==> flow/design.v <==
module tb_dp #(
    parameter BHT_ENTERIES    = 128,
    parameter BTB_ENTERIES    = 32,
    parameter INSTR_SIZE_BYTE = 4
) 
(
    clk,
    rst_n,
    in_fetch_pc,
    in_fetch_nop,
    in_exe_pc,
    in_exe_nop,
    in_exe_branch_taken,
    in_exe_branch_offset,
    out_pc_offset,
    out_fetch_branch_taken
);
input clk;
input rst_n;
input in_fetch_nop;
input [INSTR_SIZE_BYTE*8-1 :0] in_fetch_pc;
input in_exe_nop;
input [INSTR_SIZE_BYTE*8-1 :0] in_exe_pc;
input in_exe_branch_taken;
input [INSTR_SIZE_BYTE*8-1 :0] in_exe_branch_offset;
output [INSTR_SIZE_BYTE*8-1 :0] out_pc_offset;
output out_fetch_branch_taken;
reg [1:0] bht_entry [0:BHT_ENTERIES-1];
reg [INSTR_SIZE_BYTE*8-1 :0] btb_entry [0:BTB_ENTERIES-1];
reg [24:0] btb_tag [0:BTB_ENTERIES-1];
assign out_pc_offset = btb_entry[in_fetch_pc[6:2]];
assign out_fetch_branch_taken = bht_entry[in_fetch_pc[8:2]][1]&&(btb_tag[in_fetch_pc[6:2]]==in_fetch_pc[31:7]);
always@(posedge clk or negedge rst_n) begin
    if(rst_n) begin
        if(!in_exe_nop) begin
            if(in_exe_branch_taken) begin
                bht_entry[in_exe_pc[8:2]]  <= (bht_entry[in_exe_pc[8:2]]==2'b11) ? bht_entry[in_exe_pc[8:2]] : bht_entry[in_exe_pc[8:2]] + 1'b1   ;
                btb_entry[in_exe_pc[6:2]]  <=  in_exe_branch_offset;
                btb_tag[in_exe_pc[6:2]]    <=  in_exe_pc[31:7];
            end
            else if(!in_exe_branch_taken) begin
                bht_entry[in_exe_pc[8:2]]  <= (bht_entry[in_exe_pc[8:2]]==2'b00) ? bht_entry[in_exe_pc[8:2]] : bht_entry[in_exe_pc[8:2]] - 1'b1   ;
            end
        end
    end
    else if(!rst_n) begin
        bht_entry[0]  <=   0 ;bht_entry[1]  <=   0 ;bht_entry[2]  <=   0 ;bht_entry[3]  <=   0 ;bht_entry[4]  <=   0 ;bht_entry[5]  <=   0 ;bht_entry[6]  <=   0 ;bht_entry[7]  <=   0 ;bht_entry[8]  <=   0 ;bht_entry[9]  <=   0 ;
        bht_entry[10]  <=   0 ;bht_entry[11]  <=   0 ;bht_entry[12]  <=   0 ;bht_entry[13]  <=   0 ;bht_entry[14]  <=   0 ;bht_entry[15]  <=   0 ;bht_entry[16]  <=   0 ;bht_entry[17]  <=   0 ;bht_entry[18]  <=   0 ;bht_entry[19]  <=   0 ;
        bht_entry[20]  <=   0 ;bht_entry[21]  <=   0 ;bht_entry[22]  <=   0 ;bht_entry[23]  <=   0 ;bht_entry[24]  <=   0 ;bht_entry[25]  <=   0 ;bht_entry[26]  <=   0 ;bht_entry[27]  <=   0 ;bht_entry[28]  <=   0 ;bht_entry[29]  <=   0 ;
        bht_entry[30]  <=   0 ;bht_entry[31]  <=   0 ;bht_entry[32]  <=   0 ;bht_entry[33]  <=   0 ;bht_entry[34]  <=   0 ;bht_entry[35]  <=   0 ;bht_entry[36]  <=   0 ;bht_entry[37]  <=   0 ;bht_entry[38]  <=   0 ;bht_entry[39]  <=   0 ;
        bht_entry[40]  <=   0 ;bht_entry[41]  <=   0 ;bht_entry[42]  <=   0 ;bht_entry[43]  <=   0 ;bht_entry[44]  <=   0 ;bht_entry[45]  <=   0 ;bht_entry[46]  <=   0 ;bht_entry[47]  <=   0 ;bht_entry[48]  <=   0 ;bht_entry[49]  <=   0 ;
        bht_entry[50]  <=   0 ;bht_entry[51]  <=   0 ;bht_entry[52]  <=   0 ;bht_entry[53]  <=   0 ;bht_entry[54]  <=   0 ;bht_entry[55]  <=   0 ;bht_entry[56]  <=   0 ;bht_entry[57]  <=   0 ;bht_entry[58]  <=   0 ;bht_entry[59]  <=   0 ;
        bht_entry[60]  <=   0 ;bht_entry[61]  <=   0 ;bht_entry[62]  <=   0 ;bht_entry[63]  <=   0 ;bht_entry[64]  <=   0 ;bht_entry[65]  <=   0 ;bht_entry[66]  <=   0 ;bht_entry[67]  <=   0 ;bht_entry[68]  <=   0 ;bht_entry[69]  <=   0 ;
        bht_entry[70]  <=   0 ;bht_entry[71]  <=   0 ;bht_entry[72]  <=   0 ;bht_entry[73]  <=   0 ;bht_entry[74]  <=   0 ;bht_entry[75]  <=   0 ;bht_entry[76]  <=   0 ;bht_entry[77]  <=   0 ;bht_entry[78]  <=   0 ;bht_entry[79]  <=   0 ;
        bht_entry[80]  <=   0 ;bht_entry[81]  <=   0 ;bht_entry[82]  <=   0 ;bht_entry[83]  <=   0 ;bht_entry[84]  <=   0 ;bht_entry[85]  <=   0 ;bht_entry[86]  <=   0 ;bht_entry[87]  <=   0 ;bht_entry[88]  <=   0 ;bht_entry[89]  <=   0 ;
        bht_entry[90]  <=   0 ;bht_entry[91]  <=   0 ;bht_entry[92]  <=   0 ;bht_entry[93]  <=   0 ;bht_entry[94]  <=   0 ;bht_entry[95]  <=   0 ;bht_entry[96]  <=   0 ;bht_entry[97]  <=   0 ;bht_entry[98]  <=   0 ;bht_entry[99]  <=   0 ;
        bht_entry[100]  <=   0 ;bht_entry[101]  <=   0 ;bht_entry[102]  <=   0 ;bht_entry[103]  <=   0 ;bht_entry[104]  <=   0 ;bht_entry[105]  <=   0 ;bht_entry[106]  <=   0 ;bht_entry[107]  <=   0 ;bht_entry[108]  <=   0 ;bht_entry[109]  <=   0 ;
        bht_entry[110]  <=   0 ;bht_entry[111]  <=   0 ;bht_entry[112]  <=   0 ;bht_entry[113]  <=   0 ;bht_entry[114]  <=   0 ;bht_entry[115]  <=   0 ;bht_entry[116]  <=   0 ;bht_entry[117]  <=   0 ;bht_entry[118]  <=   0 ;bht_entry[119]  <=   0 ;
        bht_entry[120]  <=   0 ;bht_entry[121]  <=   0 ;bht_entry[122]  <=   0 ;bht_entry[123]  <=   0 ;bht_entry[124]  <=   0 ;bht_entry[125]  <=   0 ;bht_entry[126]  <=   0 ;bht_entry[127]  <=   0 ;
        btb_entry[0]  <=   0;
        btb_tag[0]    <=   0;
        btb_entry[1]  <=   0;
        btb_tag[1]    <=   0;
        btb_entry[2]  <=   0;
        btb_tag[2]    <=   0;
        btb_entry[3]  <=   0;
        btb_tag[3]    <=   0;
        btb_entry[4]  <=   0;
        btb_tag[4]    <=   0;
        btb_entry[5]  <=   0;
        btb_tag[5]    <=   0;
        btb_entry[6]  <=   0;
        btb_tag[6]    <=   0;
        btb_entry[7]  <=   0;
        btb_tag[7]    <=   0;
        btb_entry[8]  <=   0;
        btb_tag[8]    <=   0;
        btb_entry[9]  <=   0;
        btb_tag[9]    <=   0;
        btb_entry[10]  <=   0;
        btb_tag[10]    <=   0;
        btb_entry[11]  <=   0;
        btb_tag[11]    <=   0;
        btb_entry[12]  <=   0;
        btb_tag[12]    <=   0;
        btb_entry[13]  <=   0;
        btb_tag[13]    <=   0;
        btb_entry[14]  <=   0;
        btb_tag[14]    <=   0;
        btb_entry[15]  <=   0;
        btb_tag[15]    <=   0;
        btb_entry[16]  <=   0;
        btb_tag[16]    <=   0;
        btb_entry[17]  <=   0;
        btb_tag[17]    <=   0;
        btb_entry[18]  <=   0;
        btb_tag[18]    <=   0;
        btb_entry[19]  <=   0;
        btb_tag[19]    <=   0;
        btb_entry[20]  <=   0;
        btb_tag[20]    <=   0;
        btb_entry[21]  <=   0;
        btb_tag[21]    <=   0;
        btb_entry[22]  <=   0;
        btb_tag[22]    <=   0;
        btb_entry[23]  <=   0;
        btb_tag[23]    <=   0;
        btb_entry[24]  <=   0;
        btb_tag[24]    <=   0;
        btb_entry[25]  <=   0;
        btb_tag[25]    <=   0;
        btb_entry[26]  <=   0;
        btb_tag[26]    <=   0;
        btb_entry[27]  <=   0;
        btb_tag[27]    <=   0;
        btb_entry[28]  <=   0;
        btb_tag[28]    <=   0;
        btb_entry[29]  <=   0;
        btb_tag[29]    <=   0;
        btb_entry[30]  <=   0;
        btb_tag[30]    <=   0;
        btb_entry[31]  <=   0;
        btb_tag[31]    <=   0;
    end
end
endmodule
* From RTL to reports: tb_dp
What the tools print for tb_dp, step after step.
Lines are those of the file above, counted from 1.
Operators: Yosys type, input widths -> output width; for muxes data width and select width s.
Library cell names are shortened.
A cell with -- has no value.
- Top module :: tb_dp
- Clock input :: clk
- Library :: sky130hd
- Corner :: tt_025C_1v80

* After elaboration
Yosys after proc, flatten, opt, wreduce and memory -nomap, before mapping. Print and check cells are not counted. Equal cells are merged and count once.
- Add/sub/neg operators :: 2
- Equal/unequal tests :: 318
- Multiplexer cells :: 395
- Bitwise logic cells :: 1
- Reductions and logical operators :: 166
** Operator list (number)
- $pmux 32 s32 :: 1
- $eq 7x7->1 const B :: 128
- $pmux 25 s32 :: 1
- $mux 2 :: 390
- $pmux 2 s128 :: 2
- $eq 7x6->1 const B :: 64
- $reduce_and 2->1 :: 128
- $pmux 2 s127 :: 1
- $eq 7x5->1 const B :: 32
- $eq 5x5->1 const B :: 32
- $eq 7x4->1 const B :: 16
- $reduce_and 3->1 :: 32
- $eq 5x4->1 const B :: 16
- $eq 7x3->1 const B :: 8
- $eq 5x3->1 const B :: 8
- $eq 7x2->1 const B :: 4
- $eq 25x25->1 :: 1
- $eq 5x2->1 const B :: 4
- $eq 7x1->1 const B :: 2
- $logic_not 7->1 :: 2
- $eq 5x1->1 const B :: 2
- $logic_not 5->1 :: 2
- $add 2x1->2 const B :: 1
- $sub 2x1->2 const B :: 1
- $eq 2x2->1 const B :: 1
- $logic_not 2->1 :: 1
- $logic_and 1x1->1 :: 1
- $not 1->1 :: 1
- Flip-flop bits (word level) :: 2080
- Input bits :: 101
- Output and inout bits :: 33

* Logic depth
Longest topological path by Yosys (ltp), each cell counted once; first at word level (registers and memories cut), then after technology mapping (sequential cells cut; the memories' decode and read muxes count).
- Word-level depth :: 8
- ABC_AREA :: 0
- Gate-level depth with buffers :: 15

* After synthesis
Yosys stat after the flow's synthesis: flattened, memories mapped to cells. It holds for the ABC_AREA given above (unset counts as 0); a run with the other value may have another netlist.
- Standard cells after synthesis :: 7590
- Mapped area :: 93124.3 um^2
- Flip-flops :: 2080
- Buffer cells :: 713
** Cells by type
- dfrtp_1 :: number 2080, total area 5.2E+04 um^2
- mux2_2 :: number 1827, total area 2.06E+04 um^2
- a22oi_1 :: number 702, total area 5.27E+03 um^2
- nand2_1 :: number 669, total area 2.51E+03 um^2
- o21ai_0 :: number 310, total area 1.55E+03 um^2
- clkbuf_1 :: number 362, total area 1.36E+03 um^2
- buf_1 :: number 253, total area 949.661 um^2
- nand3_1 :: number 169, total area 845.811 um^2
- and3_1 :: number 126, total area 788.256 um^2
- nand4_1 :: number 103, total area 644.368 um^2
- nor2_1 :: number 144, total area 540.518 um^2
- a21oi_1 :: number 107, total area 535.514 um^2
- mux2i_1 :: number 44, total area 440.422 um^2
- nor4_1 :: number 68, total area 425.408 um^2
- a2111oi_0 :: number 43, total area 376.611 um^2
- buf_2 :: number 74, total area 370.355 um^2
- a22o_1 :: number 40, total area 350.336 um^2
- a221oi_1 :: number 37, total area 324.061 um^2
Other cell types: 65; their cells: 432.

* Timing after synthesis
Path of least setup slack by OpenSTA after synthesis, without wires, with an ideal clock, recovery checks aside; 20% of the period is set as input and as output delay. Where synthesis merged equal registers, the netlist keeps one of their names.
- Kind :: input -> output
- Start point :: in in_fetch_pc[4]
- End point :: out out_fetch_branch_taken
- Clock period :: 10000 ps
- Input delay :: 2000 ps
- External output delay :: 2000 ps
- Time at the first pin :: 2000 ps
- Arrival :: 4704 ps
- Setup slack :: 3296 ps
- Path delay :: 2704 ps
- Stages :: 11
- Path buffers :: 3
- Synthesis period reached :: 6704 ps
"path delay" = arrival - input delay + setup time.
At an output port there is no setup time.
"stages" counts driving pins, that of a launching flip-flop among them; a cell with two outputs on the path counts twice.
"synthesis period reached" is the clock period less the worst setup slack; recovery checks do not enter. This is arithmetic on one report: input and output delays are still those of the set period (20% each).
Between the ends stands the longest chain of elaborated cells between them, by number of cells; it is not shown to be the way that was timed. Of several equally long chains one is given.
Each line given opens the expression or statement behind the cell; cells for indexed reads and writes are added by Yosys, which also makes memories of some case tables.
- Cell sequence :: buf_6 > or3b_2 > nor2_1 > clkbuf_1 > clkbuf_1 > a222oi_1 > nand4_1 > o22ai_1 > xnor2_1 > or4_1 > nor4_1
- Cells in the longest elaborated chain :: 4
- Elaborated cells on any way between the ends :: 164
- Classes of those cells :: 159 x eq/ne; 2 x mux; 3 x reduce/logical
** Ends and longest elaborated chain, after synthesis
- start: declaration :: RTL line 21 : input [INSTR_SIZE_BYTE*8-1 :0] in_fetch_pc;
- $eq 5x5->1 :: RTL line 32 : assign out_fetch_branch_taken = bht_entry[in_fetch_pc[8:2]][1]&&(btb_tag[in_fetch_pc[6:2]]==in_fetch_pc[31:7]) ...
- $pmux 25 s32 :: RTL line 32
- $eq 25x25->1 :: RTL line 32
- $logic_and 1x1->1 :: RTL line 32
- end: declaration :: RTL line 27 : output out_fetch_branch_taken;

* Worst path after layout
From the final timing report of job 1: the path of least setup slack in the routed layout; clock arrival at registers is part of the times.
The report prints the path's times to 10 ps; the period is as set.
- Kind :: input -> output
- Start point :: in in_fetch_pc[6]
- End point :: out out_fetch_branch_taken
- Clock period :: 15300 ps
- Input delay :: 3060 ps
- External output delay :: 3060 ps
- Time at the first pin :: 3060 ps
- Arrival :: 9930 ps
- Setup slack :: 2310 ps
- Stages :: 13
- Path buffers :: 4
Between the ends stands the longest chain of elaborated cells between them, by number of cells; it is not shown to be the way that was timed. Of several equally long chains one is given.
- Cell sequence :: buf_2 > buf_4 > nand3_1 > nor2_4 > buf_4 > a22oi_1 > nand4_1 > or3_1 > o22ai_1 > xnor2_1 > or4_1 > nor4_1 > clkdlybuf4s50_1
- Cells in the longest elaborated chain :: 4
- Elaborated cells on any way between the ends :: 164
- Classes of those cells :: 159 x eq/ne; 2 x mux; 3 x reduce/logical
** Ends and longest elaborated chain, post-layout
- start: declaration :: RTL line 21 : input [INSTR_SIZE_BYTE*8-1 :0] in_fetch_pc;
- $eq 5x5->1 :: RTL line 32 : assign out_fetch_branch_taken = bht_entry[in_fetch_pc[8:2]][1]&&(btb_tag[in_fetch_pc[6:2]]==in_fetch_pc[31:7]) ...
- $pmux 25 s32 :: RTL line 32
- $eq 25x25->1 :: RTL line 32
- $logic_and 1x1->1 :: RTL line 32
- end: declaration :: RTL line 27 : output out_fetch_branch_taken;

Subject: flow runs of tb_dp

Hi,

3 stored runs of tb_dp in the flow (synthesis by Yosys, layout by OpenROAD, sky130hd cells), in arbitrary order. Constraints: input delay and output delay 20% of the set period each, output load 0.01 pF.
"achieved clock period": clock period set for the run, less the worst setup slack. It is reckoned from that one timing run; input and output delays stay at 20% of the period that was set.
"time used up by the worst setup path": the worst setup path's part of the clock period (all of it between registers, 20% less for each end at a port) less its slack. A launch clock that arrives late makes it longer, a capture clock that arrives late makes it shorter.
"power consumption": no workload was simulated; the value follows from the tool's default switching activity.
"time used up by the worst setup path" is known to 10 ps.

* Job 1
** Files
==> flow/run.sh <==
#!/bin/bash
# the make line also repeats the synthesis and layout settings of config.mk as NAME=value (left out here)
make -C /OpenROAD-flow-scripts/flow DESIGN_CONFIG=/design/flow/config.mk WORK_HOME=/design/flow/orfs CLKGATE_MAP_FILE= finish
==> flow/config.mk <==
export PLATFORM = sky130hd
export DESIGN_NAME = tb_dp
export DESIGN_NICKNAME = tb_dp
export VERILOG_FILES = /design/flow/design.v
export SDC_FILE = /design/flow/constraint.sdc
export NUM_CORES = 4
export LEC_CHECK = 0
export CAP_MARGIN = 0
export CELL_PAD_IN_SITES_DETAIL_PLACEMENT = 2
export CELL_PAD_IN_SITES_GLOBAL_PLACEMENT = 3
export CORE_MARGIN = 2
export CORE_UTILIZATION = 39
export CTS_CLUSTER_SIZE = 64
export HOLD_SLACK_MARGIN = -0.01
export MAX_ROUTING_LAYER = met5
export MIN_ROUTING_LAYER = met1
export PLACE_DENSITY_LB_ADDON = 0.17
export SETUP_SLACK_MARGIN = 1.73
export SLEW_MARGIN = 25
export TNS_END_PERCENT = 50
==> flow/constraint.sdc <==
create_clock -name core_clock -period 15.3 [get_ports {clk}]
set_input_delay 3.0600 -clock core_clock [delete_from_list [all_inputs] [get_ports {clk}]]
set_output_delay 3.0600 -clock core_clock [all_outputs]
set_load 0.01 [all_outputs]
** Results
- Die outline area :: 242704.0 um^2
- Time used up by the worst setup path :: 6870 ps
- Worst setup path type :: input -> output
- Post-route utilization :: 0.445
- Achieved clock period :: 12993 ps
- Total negative slack on setup checks :: 0 ps
- Std-cell area (final layout) :: 105785.0 um^2
- Setup slack of the worst path :: 2307 ps
- Power consumption :: 13.713 mW
- Netlist area reported by Yosys :: 93124.3 um^2

* Job 2
** Files
==> flow/run.sh <==
#!/bin/bash
# the make line also repeats the synthesis and layout settings of config.mk as NAME=value (left out here)
make -C /OpenROAD-flow-scripts/flow DESIGN_CONFIG=/design/flow/config.mk WORK_HOME=/design/flow/orfs CLKGATE_MAP_FILE= finish
==> flow/config.mk <==
export PLATFORM = sky130hd
export DESIGN_NAME = tb_dp
export DESIGN_NICKNAME = tb_dp
export VERILOG_FILES = /design/flow/design.v
export SDC_FILE = /design/flow/constraint.sdc
export NUM_CORES = 4
export LEC_CHECK = 0
export CAP_MARGIN = 20
export CELL_PAD_IN_SITES_DETAIL_PLACEMENT = 2
export CORE_MARGIN = 8
export CORE_UTILIZATION = 30
export CTS_CLUSTER_DIAMETER = 304
export CTS_CLUSTER_SIZE = 40
export GPL_ROUTABILITY_DRIVEN = 1
export PLACE_DENSITY_LB_ADDON = 0.29
export SLEW_MARGIN = 30
==> flow/constraint.sdc <==
create_clock -name core_clock -period 8.6 [get_ports {clk}]
set_input_delay 1.7200 -clock core_clock [delete_from_list [all_inputs] [get_ports {clk}]]
set_output_delay 1.7200 -clock core_clock [all_outputs]
set_load 0.01 [all_outputs]
** Results
- Die outline area :: 328501.0 um^2
- Time used up by the worst setup path :: 5150 ps
- Worst setup path type :: input -> output
- Post-route utilization :: 0.33
- Achieved clock period :: 8588 ps
- Total negative slack on setup checks :: 0 ps
- Std-cell area (final layout) :: 101984.0 um^2
- Setup slack of the worst path :: 12 ps
- Power consumption :: 18.615 mW
- Netlist area reported by Yosys :: 93124.3 um^2

* Job 3
** Files
==> flow/run.sh <==
#!/bin/bash
# the make line also repeats the synthesis and layout settings of config.mk as NAME=value (left out here)
make -C /OpenROAD-flow-scripts/flow DESIGN_CONFIG=/design/flow/config.mk WORK_HOME=/design/flow/orfs CLKGATE_MAP_FILE= finish
==> flow/config.mk <==
export PLATFORM = sky130hd
export DESIGN_NAME = tb_dp
export DESIGN_NICKNAME = tb_dp
export VERILOG_FILES = /design/flow/design.v
export SDC_FILE = /design/flow/constraint.sdc
export NUM_CORES = 4
export LEC_CHECK = 0
export ABC_AREA = 1
export CAP_MARGIN = 20
export CELL_PAD_IN_SITES_DETAIL_PLACEMENT = 0
export CORE_MARGIN = 2
export CORE_UTILIZATION = 40
export CTS_CLUSTER_DIAMETER = 202
export CTS_CLUSTER_SIZE = 21
export GPL_ROUTABILITY_DRIVEN = 0
export MAX_ROUTING_LAYER = met4
export PLACE_DENSITY_LB_ADDON = 0.18
export SLEW_MARGIN = 20
==> flow/constraint.sdc <==
create_clock -name core_clock -period 6.16 [get_ports {clk}]
set_input_delay 1.2320 -clock core_clock [delete_from_list [all_inputs] [get_ports {clk}]]
set_output_delay 1.2320 -clock core_clock [all_outputs]
set_load 0.01 [all_outputs]
** Results
- Die outline area :: 239738.0 um^2
- Time used up by the worst setup path :: 3650 ps
- Worst setup path type :: input -> output
- Post-route utilization :: 0.447
- Achieved clock period :: 6117 ps
- Total negative slack on setup checks :: 0 ps
- Std-cell area (final layout) :: 105133.0 um^2
- Setup slack of the worst path :: 43 ps
- Power consumption :: 27.292 mW
- Netlist area reported by Yosys :: 94334.2 um^2

Regards
